==> flow/design.v <==
module cl_builder
#(
    parameter DATA_WIDTH = 32,
    parameter DATA_PER_CL = 16,
    parameter CL_WIDTH = 512,
    parameter EVICTION_POLICY = "ALL_ZEROS"  
)
(
    input logic clk,
    input logic reset,
    input logic evict,
    input logic data_wr,
    input logic [DATA_WIDTH - 1 : 0 ] data_in,
    output logic out_cl_valid,
    output logic [CL_WIDTH - 1 : 0 ] out_cl
);
    logic                       build_data_valid    [DATA_PER_CL];
    logic [DATA_WIDTH - 1 : 0 ] build_cl            [DATA_PER_CL];
    logic [DATA_PER_CL - 1 : 0][DATA_WIDTH - 1 : 0 ] out_cl_elements;
    logic build_cl_full;
    assign build_cl_full = build_data_valid[DATA_PER_CL-1];
    assign out_cl = out_cl_elements;
    always_ff @(posedge clk) begin
        out_cl_valid <= build_cl_full || evict;
        if (data_wr) begin
            build_cl[0]         <= data_in;
            build_data_valid[0] <= 1;
        end
        else if (build_cl_full || evict || reset) begin
            build_data_valid[0] <= 0;
        end
        for (int i = 1; i < DATA_PER_CL; i++) begin
            if (build_cl_full || evict || reset) begin
                build_data_valid[i] <= 0;
            end
            else if (data_wr) begin
                build_data_valid[i] <= build_data_valid[i-1];
            end
            if (data_wr) begin
                build_cl[i] <= build_cl[i-1];
            end
        end
        for (int i = 0; i < DATA_PER_CL; i++) begin
            if (build_data_valid[i]) begin
                out_cl_elements[i] <= build_cl[i];
            end
            else begin
                if (EVICTION_POLICY == "ALL_ZEROS") begin
                    out_cl_elements[i] <= '0;
                end
                else if (EVICTION_POLICY == "ALL_ONES") begin
                    out_cl_elements[i] <= '1;
                end
            end
        end
    end
endmodule
module cl_fifo
#(
    parameter DATA_WIDTH = 512,
    parameter DEPTH = 8,
    parameter COUNT_WIDTH = 3,
    parameter ALM_FULL_DIFF = 4
)
(
    input  logic                      clock,
    input  logic                      sclr,
    input  logic                      wrreq,
    input  logic                      rdreq,
    input  logic [DATA_WIDTH - 1 : 0] data,
    output logic                      empty,
    output logic                      full,
    output logic                      almost_full,
    output logic [DATA_WIDTH - 1 : 0] q
);
    localparam ALM_FULL_VALUE = DEPTH - ALM_FULL_DIFF;
    logic [DATA_WIDTH - 1 : 0] mem [DEPTH];
    logic [COUNT_WIDTH - 1 : 0] wr_ptr;
    logic [COUNT_WIDTH - 1 : 0] rd_ptr;
    logic [COUNT_WIDTH : 0]     count;
    logic do_wr;
    logic do_rd;
    assign empty       = (count == 0);
    assign full        = (count == DEPTH);
    assign almost_full = (count >= ALM_FULL_VALUE);
    assign q           = mem[rd_ptr];
    assign do_wr = wrreq && !full;
    assign do_rd = rdreq && !empty;
    always_ff @(posedge clock) begin
        if (do_wr) begin
            mem[wr_ptr] <= data;
        end
    end
    always_ff @(posedge clock) begin
        if (sclr) begin
            wr_ptr <= '0;
            rd_ptr <= '0;
            count  <= '0;
        end
        else begin
            if (do_wr) begin
                wr_ptr <= (wr_ptr == DEPTH - 1) ? '0 : wr_ptr + 1'b1;
            end
            if (do_rd) begin
                rd_ptr <= (rd_ptr == DEPTH - 1) ? '0 : rd_ptr + 1'b1;
            end
            count <= count + do_wr - do_rd;
        end
    end
endmodule
module buffered_cl_builder
#(
    parameter DATA_WIDTH = 32,
    parameter DATA_PER_CL = 16,
    parameter CL_WIDTH = 512,
    parameter EVICTION_POLICY = "ALL_ZEROS",  
    parameter BUFFER_DEPTH = 8,  
    parameter ALM_FULL_DIFF = 4  
)
(
    input logic clk,
    input logic reset,
    input logic evict,
    input logic data_wr,
    input logic [DATA_WIDTH - 1 : 0 ] data_in,
    input logic cl_rd,
    output logic alm_full,
    output logic out_cl_valid,
    output logic [CL_WIDTH - 1 : 0 ] out_cl
);
    logic clb_out_cl_valid;
    logic [CL_WIDTH - 1 : 0 ] clb_out_cl;
    logic                      fifo_wr_en;
    logic [CL_WIDTH - 1 : 0 ]  fifo_data_in;
    logic                      fifo_empty;
    logic                      fifo_full;
    logic                      fifo_alm_full;
    logic [CL_WIDTH - 1 : 0 ]  fifo_data_out;
    assign out_cl_valid = ~fifo_empty;
    assign out_cl       = fifo_data_out;
    assign alm_full     = fifo_alm_full;
    always_ff @(posedge clk) begin
        fifo_wr_en   <= clb_out_cl_valid;
        fifo_data_in <= clb_out_cl;
    end
    cl_builder #(
        .DATA_WIDTH(DATA_WIDTH),
        .DATA_PER_CL(DATA_PER_CL),
        .CL_WIDTH(CL_WIDTH),
        .EVICTION_POLICY(EVICTION_POLICY)
    ) cl_builder_internal_mod (
        .clk(clk),
        .reset(reset),
        .evict(evict),
        .data_wr(data_wr),
        .data_in(data_in),
        .out_cl_valid(clb_out_cl_valid),
        .out_cl(clb_out_cl)
    );
    cl_fifo #(
        .DATA_WIDTH(CL_WIDTH),
        .DEPTH(BUFFER_DEPTH),
        .COUNT_WIDTH($clog2(BUFFER_DEPTH)),
        .ALM_FULL_DIFF(ALM_FULL_DIFF)
    ) buffer_fifo_mod (
        .clock(clk),
        .sclr(reset),
        .wrreq(fifo_wr_en),
        .rdreq(cl_rd),
        .data(fifo_data_in),
        .empty(fifo_empty),
        .full(fifo_full),
        .almost_full(fifo_alm_full),
        .q(fifo_data_out)
    );
endmodule
Wiki page: buffered_cl_builder / tool data

Reports on buffered_cl_builder
Each step is given for the RTL above and for the edited RTL. "unedited" refers to lines of the RTL above, "edited" to lines of the edited file. "change" is "edited" less "unedited", of the values as shown; "relative change" is that difference over "unedited", in percent. Operators carry their Yosys type and port widths (W data, S select, Z words). A cell with -- has no value.

Top: buffered_cl_builder. Clock input: clk. Standard-cell library: sky130hd. Timing corner: tt_025C_1v80.

Edit of the RTL
Unified diff, file above to edited file. The edited RTL no longer does the same as the RTL above: the edit was made by script, with no optimisation intended.

```diff
@@ -22,5 +22,4 @@
     assign out_cl = out_cl_elements;
     always_ff @(posedge clk) begin
-        out_cl_valid <= build_cl_full || evict;
         if (data_wr) begin
             build_cl[0]         <= data_in;
@@ -55,4 +54,5 @@
         end
     end
+    always_comb out_cl_valid = build_cl_full || evict;
 endmodule
 module cl_fifo
```

After elaboration
Counts by Yosys on the flattened word-level netlist (proc, flatten, opt, wreduce). Print and check cells are left out. Cells with the same type and inputs are merged into one. Yosys's memory passes give these memory sizes; they may raise the number of words (mostly to a power of two), join words into wider ones and drop unused or constant bits.

Word-level totals: flip-flop bits (word level) (unedited 1564, edited 1563, change -1, relative change -0.06%); memory bits (writable) (unedited 4096, edited 4096, change 0, relative change 0.00%); clocked read ports x word width (unedited 512, edited 512, change 0, relative change 0.00%); memories (unedited 1, edited 1, change 0, relative change 0.00%); input port bits (unedited 37, edited 37, change 0, relative change 0.00%); output and inout port bits (unedited 514, edited 514, change 0, relative change 0.00%); word-level cells (unedited 78, edited 77, change -1, relative change -1.28%).

Cells by class: add/subtract/negate cells (unedited 4, edited 4, change 0, relative change 0.00%); order comparisons (unedited 1, edited 1, change 0, relative change 0.00%); equal/unequal tests (unedited 3, edited 3, change 0, relative change 0.00%); muxes and demuxes (unedited 7, edited 7, change 0, relative change 0.00%); bitwise operators (unedited 1, edited 1, change 0, relative change 0.00%); reductions and logical operators (unedited 7, edited 7, change 0, relative change 0.00%).

Memory list: words x width with read and write ports (unedited buffer_fifo_mod.mem 8 x 512 bit 1R1W, edited buffer_fifo_mod.mem 8 x 512 bit 1R1W).

Operator kinds equal on both sides are left out: 14.

Logic depth
Yosys ltp: most cells in a row. Word level: on the elaborated netlist, between registers, memories and ports. Mapped: between sequential cells and ports; inverters and the memories' decode and read muxes count.

Depth: depth in word-level cells (unedited 5, edited 5, change 0, relative change 0.00%); ABC_AREA (unedited 0, edited 0); gate-level depth with buffers (unedited 11, edited 11, change 0, relative change 0.00%).

Mapped cells and area
Source: synth_stat.txt of the flow (Yosys; design flattened, memories mapped). It holds for the ABC_AREA given above (unset counts as 0); a run with the other value may have another netlist.

Synthesis totals: standard cells after synthesis (unedited 8153, edited 8152, change -1, relative change -0.01%); cell area after synthesis (sq um) (unedited 193932.2, edited 193912.2, change -20.0, relative change -0.01%); area of sequential cells (sq um) (unedited 159493.0, edited 159472.9, change -20.1, relative change -0.01%); flip-flop cells (unedited 5663, edited 5662, change -1, relative change -0.02%).

Cell types: sky130_fd_sc_hd__dfxtp_1 (unedited 1055, edited 1054, change -1, relative change -0.09%).

Cell types equal on both sides are left out: 29. The figures by module come from a second, unflattened synthesis with its own total; it is not the netlist above.

Unflattened totals: cells (unflattened synthesis) (unedited 8149, edited 8148, change -1, relative change -0.01%); area (unflattened synthesis) (sq um) (unedited 193899.7, edited 193879.7, change -20.0, relative change -0.01%).

Each row is one instance without its submodules.

Modules, unedited: cl_fifo (times used 1, cells 5997, area 154025.2 sq um); cl_builder (times used 1, cells 1638, area 29600.9 sq um); buffered_cl_builder (times used 1, cells 514, area 10273.6 sq um).

Modules, edited: cl_fifo (times used 1, cells 5997, area 154025.2 sq um); cl_builder (times used 1, cells 1637, area 29580.9 sq um); buffered_cl_builder (times used 1, cells 514, area 10273.6 sq um).

Worst setup path after synthesis
Source: OpenSTA report_checks on the synthesized netlist (no wires, ideal clock, input and output delay 20% of the period each), path of least setup slack; recovery checks are left aside. Register names are those of the netlist, which keeps one name where synthesis merged equal registers.

Timing post-synthesis: path type (unedited register to register, edited register to register); start point (unedited register buffer_fifo_mod.wr_ptr[2], edited register buffer_fifo_mod.wr_ptr[2]); end point (unedited memory buffer_fifo_mod.mem[0][0], edited memory buffer_fifo_mod.mem[0][0]); period (ns) (unedited 6.0, edited 6.0, change 0.0, relative change 0.00%); time at the first pin (ns) (unedited 0.000, edited 0.000, change 0.000); arrival (ns) (unedited 48.874, edited 48.874, change 0.000, relative change 0.00%); required time (ns) (unedited 3.361, edited 3.361, change 0.000, relative change 0.00%); path slack (ns) (unedited -45.513, edited -45.513, change 0.000); delay of the path (ns) (unedited 51.513, edited 51.513, change 0.000, relative change 0.00%); stages on the path (unedited 2, edited 2, change 0, relative change 0.00%); path buffers (unedited 0, edited 0, change 0); synthesis period reached (ns) (unedited 51.513, edited 51.513, change 0.000, relative change 0.00%).

"delay of the path" is the arrival time less input delay plus setup time. "stages on the path" counts driving pins, that of a launching flip-flop among them; a cell with two outputs on the path counts twice. "synthesis period reached" = period - worst setup slack (recovery checks aside). The figure is calculated, with input and output delays left at 20% of the set period. Between the ends stands the longest chain of elaborated cells between them, by number of cells; it is not shown to be the way that was timed. Of several equally long chains one is given. Each line given opens the expression or statement behind the cell; cells for indexed reads and writes are added by Yosys, which also makes memories of some case tables.

On the way, post-synthesis, unedited:
Cells stage by stage: sky130_fd_sc_hd__dfxtp_1 sky130_fd_sc_hd__nor4_1. The entry for length of the longest elaborated chain reads 1. The figure for elaborated cells between the ends (all ways) is 1. For source lines of those cells the number is 1. Classes of those cells: mux (1).

Ends and longest elaborated chain, post-synthesis, unedited: start: declaration (RTL line 78) `logic [COUNT_WIDTH - 1 : 0] wr_ptr;`; start: assignment (RTL line 96) `wr_ptr <= '0;`; start: assignment (RTL line 102) `wr_ptr <= (wr_ptr == DEPTH - 1) ? '0 : wr_ptr + 1'b1;`; $mux W3 (RTL line 90) `if (do_wr) begin`; end: declaration (RTL line 77) `logic [DATA_WIDTH - 1 : 0] mem [DEPTH];`.

On the way, post-synthesis, edited:
Cells stage by stage: sky130_fd_sc_hd__dfxtp_1 sky130_fd_sc_hd__nor4_1. The entry for length of the longest elaborated chain reads 1. The figure for elaborated cells between the ends (all ways) is 1. For source lines of those cells the number is 1. Classes of those cells: mux (1).

Ends and longest elaborated chain, post-synthesis, edited: start: declaration (RTL line 78) `logic [COUNT_WIDTH - 1 : 0] wr_ptr;`; start: assignment (RTL line 96) `wr_ptr <= '0;`; start: assignment (RTL line 102) `wr_ptr <= (wr_ptr == DEPTH - 1) ? '0 : wr_ptr + 1'b1;`; $mux W3 (RTL line 90) `if (do_wr) begin`; end: declaration (RTL line 77) `logic [DATA_WIDTH - 1 : 0] mem [DEPTH];`.

Timing after layout
Path of least setup slack in the final report of each run of set A (OpenROAD, finished layout, wires in). Where an end is a register, its clock arrival counts in the times.

Timing after layout: path type (unedited register to output, edited register to output); start point (unedited register (name not given), edited register (name not given)); end point (unedited output out_cl[38], edited output out_cl[194]); period (ns) (unedited 6.0, edited 6.0, change 0.0, relative change 0.00%); output delay (ns) (unedited 1.20, edited 1.20, change 0.00, relative change 0.00%); time at the first pin (ns) (unedited 1.00, edited 0.97, change -0.03, relative change -3.00%); arrival (ns) (unedited 4.19, edited 3.90, change -0.29, relative change -6.92%); required time (ns) (unedited 4.80, edited 4.80, change 0.00, relative change 0.00%); path slack (ns) (unedited 0.61, edited 0.90, change +0.29); stages on the path (unedited 6, edited 5, change -1, relative change -16.67%); path buffers (unedited 3, edited 2, change -1, relative change -33.33%).

On the way, after layout, unedited:
Cells stage by stage: sky130_fd_sc_hd__dfxtp_4 sky130_fd_sc_hd__buf_12 sky130_fd_sc_hd__buf_12 sky130_fd_sc_hd__mux4_2 sky130_fd_sc_hd__mux2_2 sky130_fd_sc_hd__clkdlybuf4s50_1.

Ends and longest elaborated chain, after layout, unedited: end: declaration (RTL line 129) `output logic [CL_WIDTH - 1 : 0 ] out_cl`.

unedited: No chain of elaborated cells between the ends is given.

On the way, after layout, edited:
Cells stage by stage: sky130_fd_sc_hd__dfxtp_4 sky130_fd_sc_hd__buf_4 sky130_fd_sc_hd__mux4_2 sky130_fd_sc_hd__mux2_2 sky130_fd_sc_hd__clkdlybuf4s50_1.

Ends and longest elaborated chain, after layout, edited: end: declaration (RTL line 129) `output logic [CL_WIDTH - 1 : 0 ] out_cl`.

edited: No chain of elaborated cells between the ends is given.

Measured runs
Runs of the flow (Yosys, OpenROAD) on both versions; the two runs of a pair have the same settings. The constraints put input and output delay at 20% of the set period each and load the outputs with 0.01 pF.

Flow settings, set A:
The figure for CORE_UTILIZATION is 50. Under SYNTH_MEMORY_MAX_BITS stands 8192. Under period_ns stands 6.0. For CAP_MARGIN the number is 20. For CORE_MARGIN the number is 2. The entry for SLEW_MARGIN reads 20.

Measured results, set A: Yosys chip area after synthesis (sq um) (unedited 193932.2, edited 193912.2, change -20.0, relative change -0.01%); die area (sq um) (unedited 392859.0, edited 392822.0, change -37.0, relative change -0.01%); std-cell area (final layout) (sq um) (unedited 226168.0, edited 225673.0, change -495.0, relative change -0.22%); utilization after layout (unedited 0.586, edited 0.585, change -0.001); worst slack on setup checks (ns) (unedited 0.613, edited 0.895, change +0.282); post-route setup TNS (ns) (unedited 0.000, edited 0.000, change 0.000); worst-case hold slack (ns) (unedited 0.298, edited 0.297, change -0.001); total design power (W) (unedited 0.093581, edited 0.093898, change +0.000317, relative change +0.34%); achieved period (ns) (unedited 5.387, edited 5.105, change -0.282, relative change -5.23%).

Flow settings, set B:
For CELL_PAD_IN_SITES_DETAIL_PLACEMENT the number is 1. The entry for CELL_PAD_IN_SITES_GLOBAL_PLACEMENT reads 3. The figure for CORE_UTILIZATION is 64. CTS_CLUSTER_SIZE: 61. The entry for HOLD_SLACK_MARGIN reads -0.01. MAX_ROUTING_LAYER: met4. MIN_ROUTING_LAYER: met2. Under SYNTH_MEMORY_MAX_BITS stands 8192. For TNS_END_PERCENT the number is 85. Under period_ns stands 8.57. For CAP_MARGIN the number is 20. For CORE_MARGIN the number is 2. The entry for SLEW_MARGIN reads 20.

Measured results, set B: Yosys chip area after synthesis (sq um) (unedited 193932.2, edited 193912.2, change -20.0, relative change -0.01%); die area (sq um) (unedited 307437.0, edited 307409.0, change -28.0, relative change -0.01%); std-cell area (final layout) (sq um) (unedited 223121.0, edited 222735.0, change -386.0, relative change -0.17%); utilization after layout (unedited 0.738, edited 0.737, change -0.001); worst slack on setup checks (ns) (unedited 2.309, edited 2.248, change -0.061); post-route setup TNS (ns) (unedited 0.000, edited 0.000, change 0.000); worst-case hold slack (ns) (unedited 0.310, edited 0.316, change +0.006); total design power (W) (unedited 0.066782, edited 0.066294, change -0.000488, relative change -0.73%); achieved period (ns) (unedited 6.261, edited 6.322, change +0.061, relative change +0.97%).

"achieved period" means the clock period less the worst setup slack. The figure is calculated, with input and output delays left at 20% of the set period. "total design power" rests on the timing tool's default activity at the inputs, not on a simulated workload.
